==> flow/design.v <==
module cpu(clk,reset,s,load,in,out,N,V,Z,w);
  input clk, reset, s, load;
  input [15:0] in;
  output [15:0] out;
  output N, V, Z, w;
  wire [15:0] instruction_out;
  wire loada,loadb,loads,loadc,write,asel,bsel;
  wire [2:0] status;
  wire [1:0] op, ALUop, shift, vsel;
  wire [2:0] opcode, readnum, writenum, nsel;  
  wire [15:0] sximm5, sximm8; 
  wire [15:0] mdata = 16'b0;
  wire [7:0] PC = 8'b0;
  vDFFE #(16) instruct_reg(clk, load , in, instruction_out);  
  instruct_decoder decoder(   .instruction_out(instruction_out),
			        .nsel(nsel),
				.opcode(opcode),
				.op(op),
				.ALUop(ALUop),
				.sximm5(sximm5),
				.sximm8(sximm8),
				.shift(shift),
				.readnum(readnum),
				.writenum(writenum)
  );
  FSM state_machine(    .clk(clk),
			.reset(reset),
			.s(s),
			.w(w),
			.opcode(opcode),
			.op(op),
			.nsel(nsel),
			.loada(loada),
			.loadb(loadb),
			.loadc(loadc),
			.loads(loads),
			.vsel(vsel),
			.write(write),
			.asel(asel),
			.bsel(bsel)
  );
  datapath DP(          .clk(clk),
			.readnum(readnum),
			.writenum(writenum),
			.write(write),
			.vsel(vsel),
			.loada(loada),
			.loadb(loadb),
			.loadc(loadc),
			.loads(loads),
			.shift(shift),
			.ALUop(ALUop),
			.asel(asel),
			.bsel(bsel),
			.mdata(mdata),
			.status(status),
			.C(out),
			.sximm8(sximm8),
			.sximm5(sximm5),
			.PC(PC)
  );	
  assign N = status[0];
  assign V = status[1]; 
  assign Z = status[2];  
endmodule
module instruct_decoder( instruction_out, 
			 nsel, 
			 opcode,
			 op,
			 ALUop, 
			 sximm5, 
			 sximm8, 
			 shift,
			 readnum,
			 writenum );
  input [15:0] instruction_out;
  input [2:0] nsel;
  output [2:0] opcode;
  output reg [2:0] readnum, writenum;
  output [1:0] shift, ALUop, op;
  output [15:0] sximm5, sximm8;
  wire [2:0] Rn, Rd, Rm;
  wire [4:0] imm5;
  wire [7:0] imm8;
  setval retval(instruction_out,opcode,op,ALUop,imm5,imm8,shift,Rn,Rd,Rm);
  assign sximm5 = imm5[4] ? {11'b11111111111,imm5}:{11'b00000000000,imm5}; 
  assign sximm8 = imm8[7] ? {8'b11111111,imm8}:{8'b00000000,imm8};
  always @(*) 
    case(nsel)
      3'b001: {readnum,writenum} = {Rn,Rn};  
      3'b010: {readnum,writenum} = {Rd,Rd};  
      3'b100: {readnum,writenum} = {Rm,Rm};  
      default: {readnum,writenum} = 6'bx;  
    endcase
endmodule
module setval(instruction_out,opcode,op,ALUop,imm5,imm8,shift,Rn,Rd,Rm);
  input [15:0] instruction_out;
  output reg [2:0] opcode,Rn,Rd,Rm;
  output reg [1:0] op, ALUop, shift;
  output reg [4:0] imm5;
  output reg [7:0] imm8;
  always @(*) begin 
    casex(instruction_out)
	{5'b11010,11'bx}: {opcode,op,ALUop,Rn,imm8,imm5,Rd,shift,Rm} = {instruction_out[15:13],2'b10,2'b0,instruction_out[10:8],instruction_out[7:0],
						5'b0,3'b0,2'b0,3'b0}; 
	{8'b11000000,8'bx}: {opcode,op,ALUop,Rn,imm8,imm5,Rd,shift,Rm} = {instruction_out[15:13],2'b0,2'b0,3'b0,8'b0,5'b0, instruction_out[7:5],
						instruction_out[4:3],instruction_out[2:0]}; 
	{5'b10100,11'bx}: {opcode,op,ALUop,Rn,imm8,imm5,Rd,shift,Rm} = {instruction_out[15:13],2'b0,2'b0,instruction_out[10:8],
						8'b0,5'b0,instruction_out[7:5],instruction_out[4:3],instruction_out[2:0]}; 
	{5'b10101,11'bx}: {opcode,op,ALUop,Rn,imm8,imm5,Rd,shift,Rm} = {instruction_out[15:13],2'b01,2'b01,instruction_out[10:8],
						8'b0,5'b0,3'b0, instruction_out[4:3], instruction_out[2:0]}; 
 	{5'b10110,11'bx}: {opcode,op,ALUop,Rn,imm8,imm5,Rd,shift,Rm} = {instruction_out[15:13],2'b10,2'b10,instruction_out[10:8],
						8'b0,5'b0,instruction_out[7:5],instruction_out[4:3],instruction_out[2:0]}; 
	{5'b10111,11'bx}: {opcode,op,ALUop,Rn,imm8,imm5,Rd,shift,Rm} = {instruction_out[15:13],2'b11,2'b11,3'b0,
						8'b0,5'b0,instruction_out[7:5],instruction_out[4:3],instruction_out[2:0]}; 
	default: {opcode,op,ALUop,Rn,imm8,imm5,Rd,shift,Rm} = {3'bx,2'bx,2'bx,3'bx,8'bx,5'bx,3'bx,2'bx,3'bx};  
    endcase
end
endmodule
module datapath(clk, readnum, vsel, loada, loadb, shift, asel, bsel,
		ALUop, loadc, loads, writenum, write, mdata, 
		status, C, sximm8, PC, sximm5);
  input clk, loada, loadb, loadc, loads, asel, bsel, write;
  input [1:0] vsel;
  input [1:0] shift, ALUop; 
  input [2:0] writenum, readnum;  
  input [15:0] mdata, sximm8, sximm5;
  input [7:0] PC;
  output wire [2:0] status;
  output wire [15:0] C;
  reg [15:0] data_in;
  wire [15:0] muxa, muxb, aout, bout, bout_shift, data_out, ALUout;
  wire [2:0] status_out;
  always @(*)
    case(vsel)
      2'b00: data_in = C;
      2'b01: data_in = {8'b0,PC};
      2'b10: data_in = sximm8;
      2'b11: data_in = mdata;
    endcase
  regfile REGFILE( .clk(clk), 
           		.write(write),
			.writenum(writenum),
			.readnum(readnum),
			.data_in(data_in),
			.data_out(data_out)
  );
  vDFFE #(16) reg_a(clk, loada, data_out, aout);
  vDFFE #(16) reg_b(clk, loadb, data_out, bout); 
  vDFFE #(16) reg_c(clk, loadc, ALUout, C);
  vDFFE #(3) status_block(.clk(clk), .en(loads), .in(status_out), .out(status));
  shifter shift_b(shift, bout, bout_shift);
  assign muxa = asel ? 16'b0:aout;
  assign muxb = bsel ? sximm5:bout_shift;
  alu ALU( .ALUop(ALUop), .Ain(muxa), .Bin(muxb), .out(ALUout), .status(status_out));
endmodule 
module regfile(clk,write,writenum,readnum,data_in,data_out);
  input clk,write;
  input [2:0] writenum, readnum;
  input [15:0] data_in;
  output [15:0] data_out;
  wire [7:0] readout, writeout;
  wire [15:0] R7, R6, R5, R4, R3, R2, R1, R0;
  dec #(3,8) read_num(readnum, readout);
  dec #(3,8) write_num(writenum, writeout);
  vDFFE #(16) write_reg0(clk, (write & writeout[0]), data_in, R0);
  vDFFE #(16) write_reg1(clk, (write & writeout[1]), data_in, R1);
  vDFFE #(16) write_reg2(clk, (write & writeout[2]), data_in, R2);
  vDFFE #(16) write_reg3(clk, (write & writeout[3]), data_in, R3);
  vDFFE #(16) write_reg4(clk, (write & writeout[4]), data_in, R4);
  vDFFE #(16) write_reg5(clk, (write & writeout[5]), data_in, R5);
  vDFFE #(16) write_reg6(clk, (write & writeout[6]), data_in, R6);
  vDFFE #(16) write_reg7(clk, (write & writeout[7]), data_in, R7);
  mux8 #(16) read_mux(R7, R6, R5, R4, R3, R2, R1, R0, readout, data_out);
endmodule
module dec(a,b);
  parameter n = 2;
  parameter m = 4;
  input [n-1:0] a;
  output [m-1:0] b;
  wire[m-1:0] b = 1<<a;
endmodule 
module vDFFE(clk,en,in,out);
  parameter n = 3;
  input clk, en;
  input [n-1:0] in;
  output reg [n-1:0] out;
  wire [n-1:0] nextout;
  assign nextout = en ? in:out;
  always @(posedge clk)
    out <= nextout;
  endmodule 
module mux8(r7, r6, r5, r4, r3, r2, r1, r0, s, b);
  parameter k = 1;
  input [k-1:0] r7, r6, r5, r4, r3, r2, r1, r0;
  input [7:0] s;
  output [k-1:0] b;
  wire [k-1:0] b = ({k{s[0]}} & r0) |
		   ({k{s[1]}} & r1) |    
		   ({k{s[2]}} & r2) |
		   ({k{s[3]}} & r3) | 
		   ({k{s[4]}} & r4) |
		   ({k{s[5]}} & r5) |
		   ({k{s[6]}} & r6) |
		   ({k{s[7]}} & r7) ;
endmodule
module shifter(shift,bin,out);
input [15:0] bin;
input [1:0] shift;
output reg [15:0] out;  
  always @(*) begin
    case(shift) 
      2'b01: out = bin << 1;  
      2'b10: out = bin >> 1;  
      2'b11: out = $signed(bin) >>> 1;  
      default: out = bin;  
    endcase 
  end 
endmodule 
module alu(ALUop,Ain,Bin,out,status);
  input [1:0] ALUop; 
  input [15:0] Ain, Bin;
  output reg [15:0] out;
  output [2:0] status;
  wire ovf;
  wire [15:0] sout;
  Addsub #(16) a(Ain, Bin, 1'b1, sout, ovf);
  assign status[2] = ((out == 16'b0) ? 1'b1:1'b0);  
  assign status[1] = ovf;  
  assign status[0] = out[15];  
  always @(*) begin
    case (ALUop)
      2'b00: out = Ain + Bin;
      2'b01: out = Ain - Bin; 
      2'b10: out = Ain & Bin;
      2'b11: out = ~Bin;
      default: out = 16'bx;
    endcase	
  end
endmodule
module Addsub(a,b,sub,s,ovf);
  parameter n = 8;
  input [n-1:0] a, b;  
  input sub ;  
  output [n-1:0] s;
  output ovf;   
  wire c1, c2;
  assign ovf = c1 ^ c2;  
  Adder1 #(n-1) ai(a[n-2:0],b[n-2:0]^{n-1{sub}},sub,c1,s[n-2:0]);
  Adder1 #(1) as(a[n-1],b[n-1]^sub,c1,c2,s[n-1]);
endmodule 
module Adder1(a,b,cin,cout,s);
  parameter n = 8;
  input [n-1:0] a, b;
  input cin ;
  output [n-1:0] s;
  output cout;
  assign {cout, s} = a + b + cin;
endmodule
module FSM(clk, reset, s, w, opcode, op, nsel,loada,loadb,loadc,vsel,write,loads,asel,bsel);
  input clk, reset, s;
  input [2:0] opcode;
  input [1:0] op;
  output w;
  output reg [2:0] nsel;
  output reg loada,loadb,loadc,loads,write,asel,bsel;
  output reg [1:0] vsel;
  wire [2:0] state;
  reg load_s;
  reg [2:0] next_state;
  assign w = load_s ? 1'b0:1'b1;  
  assign state =  reset ? 3'b000:next_state;
  always @(posedge clk) begin
    casex({reset,w,s,opcode,op,state})
	11'b1xxxxxxxxxx: {load_s, nsel, next_state,loada,loadb,loadc,vsel,write,loads,asel,bsel} 
				<= {1'b0,3'b000,3'b000,1'b0,1'b0,1'b0,2'b00,1'b0,1'b0,1'b0,1'b0};  
	{8'bx10xxxxx,3'b000}: {load_s,nsel,next_state,loada,loadb,loadc,vsel,write,loads,asel,bsel}
				<= {1'b0,3'b000,3'b000,1'b0,1'b0,1'b0,2'b00,1'b0,1'b0,1'b0,1'b0};  
	{8'bx1111010,3'b000}: {load_s, nsel, next_state,loada,loadb,loadc,vsel,write,loads,asel,bsel} 
				<= {1'b1,3'b001,3'b001,1'b0,1'b0,1'b0,2'b10,1'b1,1'b0,1'b0,1'b0};  
	{8'b00x11010,3'b001}: {load_s, nsel, next_state,loada,loadb,loadc,vsel,write,loads,asel,bsel} 
				<= {1'b0,3'b000,3'b000,1'b0,1'b0,1'b0,2'b00,1'b0,1'b0,1'b0,1'b0};  
        {8'b01111000,3'b000}: {load_s, nsel, next_state,loada,loadb,loadc,vsel,write,loads,asel,bsel} 
				<= {1'b1,3'b100,3'b001,1'b0,1'b1,1'b0,2'b10,1'b0,1'b0,1'b0,1'b0};  
	{8'b00x11000,3'b001}: {load_s,nsel,next_state,loada,loadb,loadc,vsel,write,loads,asel,bsel}
				<= {1'b1,3'b000,3'b010,1'b0,1'b0,1'b1,2'b00,1'b0,1'b0,1'b1,1'b0};  
	{8'b00x11000,3'b010}: {load_s,nsel,next_state,loada,loadb,loadc,vsel,write,loads,asel,bsel}
				<= {1'b1,3'b010,3'b011,1'b0,1'b0,1'b0,2'b00,1'b1,1'b0,1'b0,1'b0};  
	{8'b00x11000,3'b011}: {load_s,nsel,next_state,loada,loadb,loadc,vsel,write,loads,asel,bsel}
				<= {1'b0,3'b000,3'b000,1'b0,1'b0,1'b0,2'b00,1'b0,1'b0,1'b0,1'b0};  
	{8'b01110100,3'b000}: {load_s,nsel,next_state,loada,loadb,loadc,vsel,write,loads,asel,bsel}
				<= {1'b1,3'b001,3'b001,1'b1,1'b0,1'b0,2'b10,1'b0,1'b0,1'b0,1'b0};  
	{8'b00x10100,3'b001}: {load_s,nsel,next_state,loada,loadb,loadc,vsel,write,loads,asel,bsel}
				<= {1'b1,3'b100,3'b010,1'b0,1'b1,1'b0,2'b10,1'b0,1'b0,1'b0,1'b0};  
	{8'b00x10100,3'b010}: {load_s,nsel,next_state,loada,loadb,loadc,vsel,write,loads,asel,bsel}
				<= {1'b1,3'b000,3'b011,1'b0,1'b0,1'b1,2'b00,1'b0,1'b0,1'b0,1'b0};  
	{8'b00x10100,3'b011}: {load_s,nsel,next_state,loada,loadb,loadc,vsel,write,loads,asel,bsel}
				<= {1'b1,3'b010,3'b100,1'b0,1'b0,1'b0,2'b00,1'b1,1'b0,1'b0,1'b0};  
	{8'b00x10100,3'b100}: {load_s,nsel,next_state,loada,loadb,loadc,vsel,write,loads,asel,bsel}
				<= {1'b0,3'b000,3'b000,1'b0,1'b0,1'b0,2'b00,1'b0,1'b0,1'b0,1'b0};  
	{8'b01110101,3'b000}: {load_s,nsel,next_state,loada,loadb,loadc,vsel,write,loads,asel,bsel}
				<= {1'b1,3'b001,3'b001,1'b1,1'b0,1'b0,2'b10,1'b0,1'b0,1'b0,1'b0};  
	{8'b00x10101,3'b001}: {load_s,nsel,next_state,loada,loadb,loadc,vsel,write,loads,asel,bsel}
				<= {1'b1,3'b100,3'b010,1'b0,1'b1,1'b0,2'b10,1'b0,1'b0,1'b0,1'b0};  
	{8'b00x10101,3'b010}: {load_s,nsel,next_state,loada,loadb,loadc,vsel,write,loads,asel,bsel}
				<= {1'b1,3'b000,3'b011,1'b0,1'b0,1'b0,2'b00,1'b0,1'b1,1'b0,1'b0};  
   	{8'b00x10101,3'b011}: {load_s,nsel,next_state,loada,loadb,loadc,vsel,write,loads,asel,bsel}
				<= {1'b0,3'b000,3'b000,1'b0,1'b0,1'b0,2'b00,1'b0,1'b0,1'b0,1'b0};  
	{8'b01110110,3'b000}: {load_s,nsel,next_state,loada,loadb,loadc,vsel,write,loads,asel,bsel}
				<= {1'b1,3'b001,3'b001,1'b1,1'b0,1'b0,2'b10,1'b0,1'b0,1'b0,1'b0};  
	{8'b00x10110,3'b001}: {load_s,nsel,next_state,loada,loadb,loadc,vsel,write,loads,asel,bsel}
				<= {1'b1,3'b100,3'b010,1'b0,1'b1,1'b0,2'b10,1'b0,1'b0,1'b0,1'b0};  
	{8'b00x10110,3'b010}: {load_s,nsel,next_state,loada,loadb,loadc,vsel,write,loads,asel,bsel}
				<= {1'b1,3'b000,3'b011,1'b0,1'b0,1'b1,2'b00,1'b0,1'b0,1'b0,1'b0};  
	{8'b00x10110,3'b011}: {load_s,nsel,next_state,loada,loadb,loadc,vsel,write,loads,asel,bsel}
				<= {1'b1,3'b010,3'b100,1'b0,1'b0,1'b0,2'b00,1'b1,1'b0,1'b0,1'b0};  
	{8'b00x10110,3'b100}: {load_s,nsel,next_state,loada,loadb,loadc,vsel,write,loads,asel,bsel}
				<= {1'b0,3'b000,3'b000,1'b0,1'b0,1'b0,2'b00,1'b0,1'b0,1'b0,1'b0};  
	{8'b01110111,3'b000}: {load_s,nsel,next_state,loada,loadb,loadc,vsel,write,loads,asel,bsel}
				<= {1'b1,3'b100,3'b001,1'b0,1'b1,1'b0,2'b10,1'b0,1'b0,1'b1,1'b0};  
	{8'b00x10111,3'b001}: {load_s,nsel,next_state,loada,loadb,loadc,vsel,write,loads,asel,bsel}
				<= {1'b1,3'b000,3'b010,1'b0,1'b0,1'b1,2'b00,1'b0,1'b0,1'b1,1'b0};  
	{8'b00x10111,3'b010}: {load_s,nsel,next_state,loada,loadb,loadc,vsel,write,loads,asel,bsel}
				<= {1'b1,3'b010,3'b011,1'b0,1'b0,1'b0,2'b00,1'b1,1'b0,1'b0,1'b0};  
	{8'b00x10111,3'b011}: {load_s,nsel,next_state,loada,loadb,loadc,vsel,write,loads,asel,bsel}
				<= {1'b0,3'b000,3'b000,1'b0,1'b0,1'b0,2'b00,1'b0,1'b0,1'b0,1'b0};  
	default: {load_s,nsel,next_state,loada,loadb,loadc,vsel,write,loads,asel,bsel}
				<= {1'b0,3'b000,3'b000,1'b0,1'b0,1'b0,2'b00,1'b0,1'b0,1'b0,1'b0};  
   endcase
  end
endmodule 
* From RTL to reports: cpu
Tool output for the design above, in the order of the flow.
Lines are those of the file above, counted from 1.
Operators: Yosys type, input widths -> output width; for muxes data width and select width s.
Cell names lack the library's common part.
The mark - stands for no value.
- Design top :: cpu
- Clock port :: clk
- Library :: sky130hd
- Corner :: tt_025C_1v80

* After elaboration
Yosys after proc, flatten, opt, wreduce and memory -nomap, before mapping. Memory bits, and registers merged into a memory's read port (data or address), are not among the register bits. Print and check cells are not counted. Equal cells are merged and count once.
- Flip-flop bits (word level) :: 211
- Input port bits :: 20
- Output and inout bits :: 20
- Word-level cells :: 119
- Add/sub/neg operators :: 6
- Eq/ne operators :: 36
- Shift-type cells :: 2
- Multiplexer cells :: 13
- Bitwise gates (word level) :: 28
- Reduce/logical cells :: 10
** Operators with widths (count)
- $pmux 31 s6 :: 1
- $pmux 16 s10 :: 1
- $and 16x16->16 :: 9
- $eq 10x8->1 const B :: 12
- $or 16x16->16 :: 7
- $pmux 16 s3 :: 2
- $pmux 16 s4 :: 1
- $mux 16 :: 4
- $eq 11x10->1 const B :: 5
- $eq 5x5->1 const B :: 5
- $pmux 6 s3 :: 1
- $add 15x15->16 :: 1
- $add 16x1->16 const B :: 1
- $add 16x16->16 :: 1
- $sub 16x16->16 :: 1
- $not 16->16 :: 1
- $logic_not 16->1 :: 1
- $shl 2x3->8 const A :: 2
- $not 15->15 :: 1
- $eq 2x2->1 const B :: 6
- $eq 10x10->1 const B :: 1
- $reduce_or 2->1 :: 5
- $and 1x1->1 :: 8
- $eq 8x8->1 const B :: 1
- $eq 2x1->1 const B :: 3
- $reduce_or 3->1 :: 2
- $logic_not 2->1 :: 2
- $eq 3x1->1 const B :: 1
Other operator kinds: 8; their cells: 9.

* Longest topological paths
Yosys ltp: most cells in a row. Word level: on the elaborated netlist, between registers, memories and ports. Mapped: between sequential cells and ports; inverters and the memories' decode and read muxes count.
- Depth in word-level cells :: 12
- ABC_AREA :: 0
- Depth in mapped cells :: 22
- Gate-level depth less buffers :: 19

* Mapped cells and area
Source: synth_stat.txt of the flow (Yosys; design flattened, memories mapped). It holds for the ABC_AREA given above (unset counts as 0); a run with the other value may have another netlist.
The area totals of this step are shown rounded.
** Cell types
- edfxtp_1 :: count 195, area in all 5.86E+03 um^2
- ha_1 :: count 46, area in all 575.552 um^2
- nand2_1 :: count 113, area in all 424.157 um^2
- o21ai_0 :: count 63, area in all 315.302 um^2
- a21oi_1 :: count 55, area in all 275.264 um^2
- dfxtp_1 :: count 13, area in all 260.25 um^2
- xnor2_1 :: count 23, area in all 201.443 um^2
- nand3_1 :: count 38, area in all 190.182 um^2
- nor2_1 :: count 50, area in all 187.68 um^2
- a221oi_1 :: count 18, area in all 157.651 um^2
- inv_1 :: count 40, area in all 150.144 um^2
- nor2b_1 :: count 21, area in all 131.376 um^2
- mux2i_1 :: count 10, area in all 100.096 um^2
- clkbuf_1 :: count 25, area in all 93.84 um^2
- a22oi_1 :: count 10, area in all 75.072 um^2
- a31oi_1 :: count 10, area in all 62.56 um^2
- buf_6 :: count 5, area in all 56.304 um^2
- nand2b_1 :: count 8, area in all 50.048 um^2
Other cell types: 56; their cells: 133.
- Cell count :: 876
- Mapped area :: 10200 um^2
- Flip-flops :: 208
- Buffers :: 40
The figures by module come from a second, unflattened synthesis with its own total; it is not the netlist above.
- Cells (unflattened synthesis) :: 951
- Area total of the unflattened synthesis :: 11700 um^2
Rows give one instance, submodules left out.
** Modules
- vDFFE #(n=16) :: instances 12, cells 16, area 480 um^2
- alu :: instances 1, cells 240, area 1620 um^2
- mux8 #(k=16) :: instances 1, cells 96, area 779 um^2
- Adder1 #(n=15) :: instances 1, cells 101, area 736 um^2
- datapath :: instances 1, cells 65, area 701 um^2
- FSM :: instances 1, cells 78, area 689 um^2
- shifter :: instances 1, cells 51, area 355 um^2
- setval :: instances 1, cells 41, area 332 um^2
- instruct_decoder :: instances 1, cells 39, area 284 um^2
- Addsub #(n=16) :: instances 1, cells 19, area 180 um^2
- dec :: instances 2, cells 8, area 65.1 um^2
- vDFFE #(n=3) :: instances 1, cells 3, area 90.1 um^2
- regfile :: instances 1, cells 8, area 50.0 um^2
- Adder1 #(n=1) :: instances 1, cells 1, area 20.0 um^2
- cpu :: instances 1, cells 1, area 3.8 um^2

* Path before layout
Source: OpenSTA report_checks on the synthesized netlist (no wires, ideal clock, input and output delay 20% of the period each), path of least setup slack; recovery checks are left aside. Register names are those of the netlist, which keeps one name where synthesis merged equal registers.
- Path type :: register -> register
- Start point :: register instruct_reg.out[13]
- End point :: register DP.status_block.out[2]
- Clock period :: 7.0 ns
- Library setup time :: 0.190 ns
- Time at the first pin :: 0.000 ns
- Data arrival time :: 4.066 ns
- Data required time :: 6.810 ns
- Path slack :: 2.744 ns
- Delay of the path :: 4.256 ns
- Stages on the path :: 22
- Path buffers :: 3
- Synthesis period reached :: 4.256 ns
"delay of the path" = arrival - input delay + setup time.
"stages on the path": output pins that drive a net of the path, with the launching flip-flop's if there is one; two outputs of one cell count as two.
"synthesis period reached" = period - worst setup slack (recovery checks aside). The figure is calculated, with input and output delays left at 20% of the set period.
The rows between start and end are the longest chain of elaborated cells between them; the timing report does not say that the signal goes this way. Where chains are equally long, one stands for them.
Each line given opens the expression or statement behind the cell; cells for indexed reads and writes are added by Yosys, which also makes memories of some case tables.
- Path through :: edfxtp_1 and3b_1 a31oi_1 buf_6 buf_6 buf_6 o21ai_0 and2_1 ha_1 nor2_1 xnor2_1 ha_1 nor2b_1 o31a_1 o21ba_2 o21ai_1 a21oi_1 a21oi_1 xor2_1 o21ai_0 or2_2 a2111oi_2
- Length of the longest elaborated chain :: 9
- Elaborated cells between the ends (all ways) :: 24
- RTL lines with such cells :: 10
- Those cells by class :: add/sub (2); eq/ne (12); mux (6); logic (2); reduce/logical (2)
** RTL lines, path post-synthesis
- start: declaration :: RTL line 187 : output reg [n-1:0] out;
- start: assignment :: RTL line 191 : out <= nextout;
- $eq 5x5->1 :: RTL line 103 : casex(instruction_out)
- $pmux 31 s6 :: RTL line 103
- $eq 2x2->1 :: RTL line 212 : case(shift)
- $pmux 16 s3 :: RTL line 212
- $mux 16 :: RTL line 154 : assign muxb = bsel ? sximm5:bout_shift;
- $sub 16x16->16 :: RTL line 234 : 2'b01: out = Ain - Bin;
- $pmux 16 s4 :: RTL line 232 : case (ALUop)
- $logic_not 16->1 :: RTL line 228 : assign status[2] = ((out == 16'b0) ? 1'b1:1'b0);
- $mux 1 :: RTL line 228
- end: assignment :: RTL line 191
- end: declaration :: RTL line 187
Some nets on the timed path still bear RTL names; the line given drives or declares the net.
** Nets with RTL names, path post-synthesis (RTL line)
- DP.ALU.out[14] :: 232

* Timing after layout
From the final timing report of entry B: the path of least setup slack in the routed layout; clock arrival at registers is part of the times.
- Path type :: register -> register
- Start point :: register instruct_reg.out[9]
- End point :: register DP.status_block.out[2]
- Clock period :: 3.91 ns
- Library setup time :: 0.18 ns
- Time at the first pin :: 0.48 ns
- Data arrival time :: 4.90 ns
- Data required time :: 4.21 ns
- Path slack :: -0.69 ns
- Stages on the path :: 21
- Path buffers :: 5
The rows between start and end are the longest chain of elaborated cells between them; the timing report does not say that the signal goes this way. Where chains are equally long, one stands for them.
- Path through :: edfxtp_1 nor3_4 buf_4 a31o_4 buf_6 buf_8 buf_4 o221ai_4 buf_4 a31oi_1 xnor2_1 ha_1 o21a_1 o31a_1 a211oi_1 a31oi_1 o21ai_1 or4_4 nor3_4 nand4b_1 a2111oi_4
- Length of the longest elaborated chain :: 9
- Elaborated cells between the ends (all ways) :: 19
- RTL lines with such cells :: 10
- Those cells by class :: add/sub (2); eq/ne (7); mux (6); logic (2); reduce/logical (2)
** RTL lines, path post-layout
- start: declaration :: RTL line 187 : output reg [n-1:0] out;
- start: assignment :: RTL line 191 : out <= nextout;
- $eq 8x8->1 :: RTL line 103 : casex(instruction_out)
- $pmux 31 s6 :: RTL line 103
- $eq 2x2->1 :: RTL line 212 : case(shift)
- $pmux 16 s3 :: RTL line 212
- $mux 16 :: RTL line 154 : assign muxb = bsel ? sximm5:bout_shift;
- $sub 16x16->16 :: RTL line 234 : 2'b01: out = Ain - Bin;
- $pmux 16 s4 :: RTL line 232 : case (ALUop)
- $logic_not 16->1 :: RTL line 228 : assign status[2] = ((out == 16'b0) ? 1'b1:1'b0);
- $mux 1 :: RTL line 228
- end: assignment :: RTL line 191
- end: declaration :: RTL line 187
Some nets on the timed path still bear RTL names; the line given drives or declares the net.
** Nets with RTL names, path post-layout (RTL line)
- DP.ALU.out[4] :: 232

Wiki page: cpu / flow data

Flow measurements of cpu on sky130hd: 2 stored runs with different settings, listed in no order. Input and output delays are each 20% of the period that was set; the output load is 0.01 pF.
"worst path time" = time allowed to the worst setup path (clock period - input delay - output delay, where it has them) - its slack; a late launch clock adds to it, a late capture clock takes from it.
"total power of the final layout" rests on the timing tool's default activity at the inputs, not on a simulated workload.
Results are given in rounded form.

* Entry A
** Files
==> flow/run.sh <==
#!/bin/bash
# the make line also repeats the synthesis and layout settings of config.mk as NAME=value (left out here)
make -C /OpenROAD-flow-scripts/flow DESIGN_CONFIG=/design/flow/config.mk WORK_HOME=/design/flow/orfs CLKGATE_MAP_FILE= finish
==> flow/config.mk <==
export PLATFORM = sky130hd
export DESIGN_NAME = cpu
export DESIGN_NICKNAME = cpu
export VERILOG_FILES = /design/flow/design.v
export SDC_FILE = /design/flow/constraint.sdc
export NUM_CORES = 4
export LEC_CHECK = 0
export ABC_AREA = 0
export CAP_MARGIN = 30
export CELL_PAD_IN_SITES_DETAIL_PLACEMENT = 0
export CELL_PAD_IN_SITES_GLOBAL_PLACEMENT = 3
export CORE_ASPECT_RATIO = 0.85
export CORE_MARGIN = 8
export CORE_UTILIZATION = 64
export CTS_CLUSTER_DIAMETER = 363
export CTS_CLUSTER_SIZE = 100
export GPL_TIMING_DRIVEN = 0
export HOLD_SLACK_MARGIN = 0.21
export MIN_ROUTING_LAYER = met1
export PLACE_DENSITY_LB_ADDON = 0.29
export SETUP_SLACK_MARGIN = -0.02
export SLEW_MARGIN = 20
==> flow/constraint.sdc <==
create_clock -name core_clock -period 9.7 [get_ports {clk}]
set_input_delay 1.9400 -clock core_clock [delete_from_list [all_inputs] [get_ports {clk}]]
set_output_delay 1.9400 -clock core_clock [all_outputs]
set_load 0.01 [all_outputs]
** Results
Incomplete, placement halted on FLW-0024.

* Entry B
** Files
==> flow/run.sh <==
#!/bin/bash
# the make line also repeats the synthesis and layout settings of config.mk as NAME=value (left out here)
make -C /OpenROAD-flow-scripts/flow DESIGN_CONFIG=/design/flow/config.mk WORK_HOME=/design/flow/orfs CLKGATE_MAP_FILE= finish
==> flow/config.mk <==
export PLATFORM = sky130hd
export DESIGN_NAME = cpu
export DESIGN_NICKNAME = cpu
export VERILOG_FILES = /design/flow/design.v
export SDC_FILE = /design/flow/constraint.sdc
export NUM_CORES = 4
export LEC_CHECK = 0
export ABC_AREA = 0
export CAP_MARGIN = 30
export CORE_ASPECT_RATIO = 1.14
export CORE_MARGIN = 7
export CORE_UTILIZATION = 71
export CTS_CLUSTER_DIAMETER = 220
export CTS_CLUSTER_SIZE = 17
export GPL_TIMING_DRIVEN = 0
export PLACE_DENSITY = 0.56
export SLEW_MARGIN = 20
==> flow/constraint.sdc <==
create_clock -name core_clock -period 3.91 [get_ports {clk}]
set_input_delay 0.7820 -clock core_clock [delete_from_list [all_inputs] [get_ports {clk}]]
set_output_delay 0.7820 -clock core_clock [all_outputs]
set_load 0.01 [all_outputs]
** Results
- Worst path time :: 4.60 ns
- Type of the worst setup path :: register -> register
- Post-layout utilization :: 87.6 %
- Final setup TNS :: -4.91 ns
- Total power of the final layout :: 4.90 mW
- Smallest setup slack :: -0.686 ns
- Die footprint :: 18000 um^2
- Chip area after synthesis (Yosys) :: 10200 um^2
- Worst hold slack after layout :: 0.502 ns
